==> flow/design.v <==
module alu (
  input [32-1:0] a, b, 
  input [6-1:0] s,
  output [32-1:0] y,
  output zero );
  assign y = s==6'b100000 ? a+b:
  			 s==6'b100010 ? a-b:
             s==6'b100100 ? a & b:
             s==6'b100101 ? a | b:
             s==6'b100110 ? a ^ b:
             s==6'b100111 ? ~ (a | b):
  			 s==6'b100001 ? a+b:
			 b;
  assign zero = (y == 32'b0);
endmodule
module rfile (
 input clk,
 input [5-1:0] a1, a2, a3,
 output [32-1:0] rd1, rd2,
 input [32-1:0] wd3,
 input we3);
	reg [32-1:0] rf[0:32-1];
	assign rd1 = |a1 == 0 ? 0: rf[a1];
	assign rd2 = |a2 == 0 ? 0: rf[a2];
	always @(posedge clk) 
		if(we3) rf[a3] <= wd3;
endmodule
module mipse(
input clk, rst_n,
input [32-1:0] instr,
input [32-1:0] readdata,
output reg [32-1:0] pc, 
output [32-1:0] aluresult,
output [32-1:0] writedata,
output memwrite);
wire [32-1:0] srca, srcb, result;
wire [6-1:0] opcode;
wire [5-1:0] shamt;
wire [6-1:0] func;
wire [5-1:0] rs, rd, rt, writereg;
wire [6-1:0] com;
wire [32-1:0] signimm;
wire [32-1:0] unsignimm;
wire [32-1:0] pcplus4;
wire regwrite;
wire sw_op, beq_op, bne_op, addi_op, lw_op, j_op, jal_op, jr_op, alu_op;
wire ori_op, lui_op;
wire slt_op, slti_op, sltiu_op;
wire zero;
wire addiu_op, sltu_op, bltz_op, bgez_op, blez_op, sll_op, movz_op, movz_en;
assign {opcode, rs, rt, rd, shamt, func} = instr;
assign signimm = {{16{instr[15]}},instr[15:0]};
assign unsignimm = {16'b0,instr[15:0]};
assign sw_op = (opcode == 6'b101011);
assign lw_op = (opcode == 6'b100011);
assign alu_op = (opcode == 6'b000000) & (func[5:3] == 3'b100);
assign addi_op = (opcode == 6'b001000);
assign addiu_op = (opcode == 6'b001001);
assign slti_op = (opcode == 6'b001010);
assign sltiu_op = (opcode == 6'b001011);
assign ori_op = (opcode == 6'b001101);
assign lui_op = (opcode == 6'b001111);
assign beq_op = (opcode == 6'b000100);
assign bne_op = (opcode == 6'b000101);
assign j_op = (opcode == 6'b000010);
assign jal_op = (opcode == 6'b000011);
assign jr_op = (opcode == 6'b000000) & (func == 6'b001000);
assign slt_op = (opcode == 6'b000000) & (func == 6'b101010);
assign sltu_op = (opcode == 6'b000000) & (func == 6'b101001);
assign memwrite = sw_op;
assign bltz_op = (opcode == 6'b000001) & (rt == 5'b00000);
assign bgez_op = (opcode == 6'b000001) & (rt == 5'b00001);
assign blez_op = (opcode == 6'b000110);
assign sll_op = (opcode == 6'b000000) & (func == 6'b000000);
assign movz_op = (opcode == 6'b000000) & (func == 6'b010000);
assign srcb = (addi_op | lw_op | sw_op | slti_op) ? signimm : 
				lui_op ? {instr[15:0], 16'b0}:
				(ori_op | addiu_op | sltiu_op) ? unsignimm : 
								writedata;
assign com = (addi_op | addiu_op | lw_op | sw_op) ? 6'b100000: 
			ori_op ? 6'b100101:
			lui_op ? 6'b000001:
			(beq_op | bne_op | slt_op | sltu_op | slti_op | sltiu_op ) ? 6'b100010: func;
assign movz_en = movz_op & (writedata == 0);
assign result = slt_op | sltu_op | slti_op | sltiu_op ? {31'b0,aluresult[31]} :
		movz_en ?  srca:
		sll_op ? (writedata << shamt) :
		jal_op ? pcplus4:
		lw_op  ? readdata :
		aluresult;
assign regwrite = lw_op | alu_op | addi_op | addiu_op | jal_op | slt_op | sltu_op | slti_op | sltiu_op | sll_op | movz_en | ori_op | lui_op;
assign writereg = jal_op ? 5'b11111: alu_op | slt_op | sltu_op | sll_op | movz_en ? rd : rt;
alu alu_1(.a(srca), .b(srcb), .s(com), .y(aluresult), .zero(zero));
rfile rfile_1(.clk(clk), .rd1(srca), .a1(rs), .rd2(writedata), .a2(rt), 
	.wd3(result), .a3(writereg), .we3(regwrite));
assign pcplus4 = pc+4;
always @(posedge clk or negedge rst_n) 
begin 
   if(!rst_n) pc <= 0;
   else if (j_op | jal_op) 
   	 pc	<= {pc[31:28],instr[25:0],2'b0};
   else if (jr_op) 
   	 pc	<= srca;
   else if ((beq_op & zero) | (bne_op & !zero))
     pc <= pcplus4 +{signimm[29:0],2'b0} ;
	else if ((bltz_op & (srca < 0)) | (blez_op & (srca <= 0)) | (bgez_op & (srca > 0)))
     pc <= pcplus4 +{signimm[29:0],2'b0} ;
   else 
     pc <= pcplus4;
end
endmodule
Step by step through the tools: mipse
What the tools print for mipse, step after step. Line numbers count from 1 in the design file above. Library cell names are shortened. The mark - stands for no value.

Top: mipse. Clock port: clk. Cell library: sky130hd. Library corner: tt_025C_1v80.

Word-level counts
Source: Yosys, flattened and elaborated, memories not mapped. Widths are those after wreduce; folded enables and synchronous resets count as part of the registers. Registers that Yosys merges into a memory's read port (data or address) are not register bits. Print and check cells do not count. Equal cells are merged and count once. Memory sizes are those after Yosys's memory passes, which may raise the word count (mostly to a power of two), join words into wider ones and drop unused or constant bits.

Under flip-flop bits (word level) stands 32. The figure for latch bits is 0. The entry for RAM bits reads 1024. The entry for memory bits (read-only) reads 0. The figure for word width x clocked read ports is 0. The figure for memory cells is 1. Under bits of input ports stands 66. Output and inout port bits: 97.

Memory list: rfile_1.rf (words 32, width 32, rd ports 2, write ports 1, RTL line 22) `reg [32-1:0] rf[0:32-1];`.

The figure for add/subtract/negate cells is 4. $mul: 0. For divide/modulo/power cells the number is 0. Order comparisons: 3. Under equality and inequality tests stands 27. Shift operators: 1. The figure for mux-type cells is 30. Bitwise logic cells: 54. The figure for reductions and logical operators is 10.

Operators with widths (number): two-way mux 32 bit (21); logical NOT 32 bit (4); equality test 6 bit with constant B (11); adder 32 bit (2); equality test 6 x 4 -> 1 bit with constant B (7); OR 1 bit (36); greater-than comparator 32 x 1 -> 1 bit with constant B (1); less-or-equal comparator 32 x 1 -> 1 bit with constant B (1); less-than comparator 32 x 1 -> 1 bit with constant B (1); adder 32 x 3 -> 32 bit with constant B (1); subtractor 32 bit (1); AND 32 bit (1); OR 32 bit (1); XOR 32 bit (1); left shift 32 x 5 -> 32 bit (1); NOT 32 bit (1); two-way mux 28 bit (1); two-way mux 6 bit (4); equality test 6 x 3 -> 1 bit with constant B (3); two-way mux 5 bit (3); AND 1 bit (14); equality test 6 x 2 -> 1 bit with constant B (2); logical NOT 6 bit (2); OR reduction 5 bit (2); equality test 6 x 1 -> 1 bit with constant B (1); equality test 6 x 5 -> 1 bit with constant B (1); equality test 5 x 1 -> 1 bit with constant B (1); logical NOT 5 bit (1).

Other operator kinds: 3; their cells: 3.

Logic depth
Yosys ltp: most cells in a row. Word level: on the elaborated netlist, between registers, memories and ports. Mapped: between sequential cells and ports; inverters and the memories' decode and read muxes count.

Under depth in word-level cells stands 25. Under ABC_AREA stands 0. Depth in mapped cells: 36.

Mapped cells and area
Source: synth_stat.txt of the flow (Yosys; design flattened, memories mapped). It holds for the ABC_AREA given above (unset counts as 0); a run with the other value may have another netlist.

Cell types (number): edfxtp_1 (1024); mux4_2 (431); mux2i_1 (334); nor2_1 (299); a21oi_1 (217); ha_1 (87); nand2_1 (290); a22oi_1 (137); dfrtp_1 (32); o21ai_0 (158); xnor2_1 (76); clkbuf_1 (167); nand3_1 (112); o211ai_1 (63); inv_1 (123); mux2_2 (34); a211oi_1 (49); buf_6 (31).

Not listed: further types 94, cells in them 882.

The figure for cell count is 4546. The figure for cell area after synthesis is 0.0611899 mm². For area of sequential cells the number is 0.0315503 mm². For flip-flops the number is 1056. The entry for buffers reads 308.

The figures by module come from a second, unflattened synthesis with its own total; it is not the netlist above.

Cell total of the unflattened synthesis: 4497. Area (unflattened synthesis): 0.0612763 mm².

Each row is one instance without its submodules.

Modules: rfile (times used 1, cells 2400, area 0.04696 mm², seq. area 0.0307495 mm²); mipse (times used 1, cells 1000, area 0.0074647 mm², seq. area 0.0008008 mm²); alu (times used 1, cells 1097, area 0.0068516 mm², seq. area 0 mm²).

Worst setup path after synthesis
Source: OpenSTA report_checks on the synthesized netlist (no wires, ideal clock, input and output delay 20% of the period each), path of least setup slack; recovery checks are left aside. Register names are those of the netlist, which keeps one name where synthesis merged equal registers.

Kind: input port to output port. From: input port instr[21]. To: output port aluresult[27]. The figure for period is 10.0 ns. For external input delay the number is 2.000 ns. For launch time at the first pin the number is 2.000 ns. For arrival the number is 8.410 ns. Required time: 8.000 ns. Path slack: -0.410 ns. For delay of the path the number is 6.410 ns. For stages the number is 28. For synthesis period reached the number is 10.41 ns.

"delay of the path" is the arrival time less input delay plus setup time. A path that ends at an output port has no setup time. "stages" counts driving pins, that of a launching flip-flop among them; a cell with two outputs on the path counts twice. "synthesis period reached" = period - worst setup slack (recovery checks aside). The figure is calculated, with input and output delays left at 20% of the set period. The rows between start and end are the longest chain of elaborated cells between them; the timing report does not say that the signal goes this way. Where chains are equally long, one stands for them. Each line given opens the expression or statement behind the cell; cells for indexed reads and writes are added by Yosys, which also makes memories of some case tables.

Cell sequence: buf_6 buf_8 buf_6 buf_6 buf_6 buf_4 buf_6 buf_4 buf_2 buf_1 mux4_2 mux4_2 mux2_2 nand2_1 inv_1 ha_1 clkbuf_1 nor2_1 a21boi_0 o221ai_1 o21ai_0 o21ai_0 a31oi_1 o21ai_1 a311o_1 a21o_1 xnor2_1 a211oi_1. The figure for cells in the longest elaborated chain is 11. The entry for elaborated cells between the ends (all ways) reads 17. Those cells by class: 2 x add/sub; 8 x mux; 4 x logic; 2 x reduce/logical; 1 x memory.

RTL lines, path after synthesis: start, declared (RTL line 30) `input [32-1:0] instr,`; OR reduction 5 bit (RTL line 23) `assign rd1 = |a1 == 0 ? 0: rf[a1];`; logical NOT 32 bit (RTL line 23); two-way mux 32 bit (RTL line 23); adder 32 bit (RTL line 12) `s==6'b100001 ? a+b:`; two-way mux 32 bit (RTL line 12); two-way mux 32 bit (RTL line 11) `s==6'b100111 ? ~ (a | b):`; two-way mux 32 bit (RTL line 10) `s==6'b100110 ? a ^ b:`; two-way mux 32 bit (RTL line 9) `s==6'b100101 ? a | b:`; two-way mux 32 bit (RTL line 8) `s==6'b100100 ? a & b:`; two-way mux 32 bit (RTL line 7) `s==6'b100010 ? a-b:`; two-way mux 32 bit (RTL line 6) `assign y = s==6'b100000 ? a+b:`; end, declared (RTL line 33) `output [32-1:0] aluresult,`.

Timing after layout
Path of least setup slack in the final report of run A (OpenROAD, finished layout, wires in). Where an end is a register, its clock arrival counts in the times.

Kind: input port to output port. From: input port instr[24]. To: output port aluresult[31]. The figure for period is 9.97 ns. For external input delay the number is 1.99 ns. For launch time at the first pin the number is 1.99 ns. For arrival the number is 7.83 ns. Required time: 7.98 ns. Path slack: 0.14 ns. For stages the number is 23.

The rows between start and end are the longest chain of elaborated cells between them; the timing report does not say that the signal goes this way. Where chains are equally long, one stands for them.

Cell sequence: buf_2 buf_4 nand3b_1 o22a_1 o221ai_1 nor4_2 inv_1 ha_1 and3_1 a41o_1 a31oi_1 a21oi_1 o311ai_0 o211a_1 a211oi_4 o21ai_1 o21a_1 o211ai_1 xor2_1 a21oi_2 buf_4 inv_1 clkdlybuf4s50_1. The figure for cells in the longest elaborated chain is 11. The entry for elaborated cells between the ends (all ways) reads 17. Those cells by class: 2 x add/sub; 8 x mux; 4 x logic; 2 x reduce/logical; 1 x memory.

RTL lines, path after layout: start, declared (RTL line 30) `input [32-1:0] instr,`; OR reduction 5 bit (RTL line 23) `assign rd1 = |a1 == 0 ? 0: rf[a1];`; logical NOT 32 bit (RTL line 23); two-way mux 32 bit (RTL line 23); adder 32 bit (RTL line 12) `s==6'b100001 ? a+b:`; two-way mux 32 bit (RTL line 12); two-way mux 32 bit (RTL line 11) `s==6'b100111 ? ~ (a | b):`; two-way mux 32 bit (RTL line 10) `s==6'b100110 ? a ^ b:`; two-way mux 32 bit (RTL line 9) `s==6'b100101 ? a | b:`; two-way mux 32 bit (RTL line 8) `s==6'b100100 ? a & b:`; two-way mux 32 bit (RTL line 7) `s==6'b100010 ? a-b:`; two-way mux 32 bit (RTL line 6) `assign y = s==6'b100000 ? a+b:`; end, declared (RTL line 33) `output [32-1:0] aluresult,`.

Design mipse on sky130hd. What follows are 2 stored runs of the flow, each under its own settings; their order means nothing. The constraints put input and output delay at 20% of the set period each and load the outputs with 0.01 pF. "critical path time" is the time allowed to the run's worst setup path (the clock period less input and output delay, where it has them) less its slack. Clock arrival times count: a late capture clock shortens it, a late launch clock lengthens it. "total power of the final layout": no workload was simulated; the value follows from the tool's default switching activity.

Files of run A:
==> flow/run.sh <==
#!/bin/bash
# the make line also repeats the synthesis and layout settings of config.mk as NAME=value (left out here)
make -C /OpenROAD-flow-scripts/flow DESIGN_CONFIG=/design/flow/config.mk WORK_HOME=/design/flow/orfs CLKGATE_MAP_FILE= finish
==> flow/config.mk <==
export PLATFORM = sky130hd
export DESIGN_NAME = mipse
export DESIGN_NICKNAME = mipse
export VERILOG_FILES = /design/flow/design.v
export SDC_FILE = /design/flow/constraint.sdc
export NUM_CORES = 4
export LEC_CHECK = 0
export CAP_MARGIN = 20
export CORE_MARGIN = 2
export CORE_UTILIZATION = 40
export SLEW_MARGIN = 20
==> flow/constraint.sdc <==
create_clock -name core_clock -period 9.97 [get_ports {clk}]
set_input_delay 1.9940 -clock core_clock [delete_from_list [all_inputs] [get_ports {clk}]]
set_output_delay 1.9940 -clock core_clock [all_outputs]
set_load 0.01 [all_outputs]

Results of run A. The post-route utilization stands at 47.9 %. The setup slack of the worst path stands at 0.144 ns. The total negative slack is 0.000 ns. The total power of the final layout reads 13.447 mW. The chip area in the Yosys report reads 0.0611899 mm². For the critical path time the run shows 5.84 ns. Critical path kind: input port to output port. The die area reads 0.15612 mm².

Files of run B:
==> flow/run.sh <==
#!/bin/bash
# the make line also repeats the synthesis and layout settings of config.mk as NAME=value (left out here)
make -C /OpenROAD-flow-scripts/flow DESIGN_CONFIG=/design/flow/config.mk WORK_HOME=/design/flow/orfs CLKGATE_MAP_FILE= finish
==> flow/config.mk <==
export PLATFORM = sky130hd
export DESIGN_NAME = mipse
export DESIGN_NICKNAME = mipse
export VERILOG_FILES = /design/flow/design.v
export SDC_FILE = /design/flow/constraint.sdc
export NUM_CORES = 4
export LEC_CHECK = 0
export ABC_AREA = 0
export CAP_MARGIN = 35
export CELL_PAD_IN_SITES_GLOBAL_PLACEMENT = 3
export CORE_ASPECT_RATIO = 1.85
export CORE_MARGIN = 2
export CORE_UTILIZATION = 67
export GPL_TIMING_DRIVEN = 0
export MIN_ROUTING_LAYER = met2
export PLACE_DENSITY_LB_ADDON = 0.2
export SLEW_MARGIN = 20
==> flow/constraint.sdc <==
create_clock -name core_clock -period 6.24 [get_ports {clk}]
set_input_delay 1.2480 -clock core_clock [delete_from_list [all_inputs] [get_ports {clk}]]
set_output_delay 1.2480 -clock core_clock [all_outputs]
set_load 0.01 [all_outputs]

Outcome of run B: not finished: placement ended with error FLW-0024.
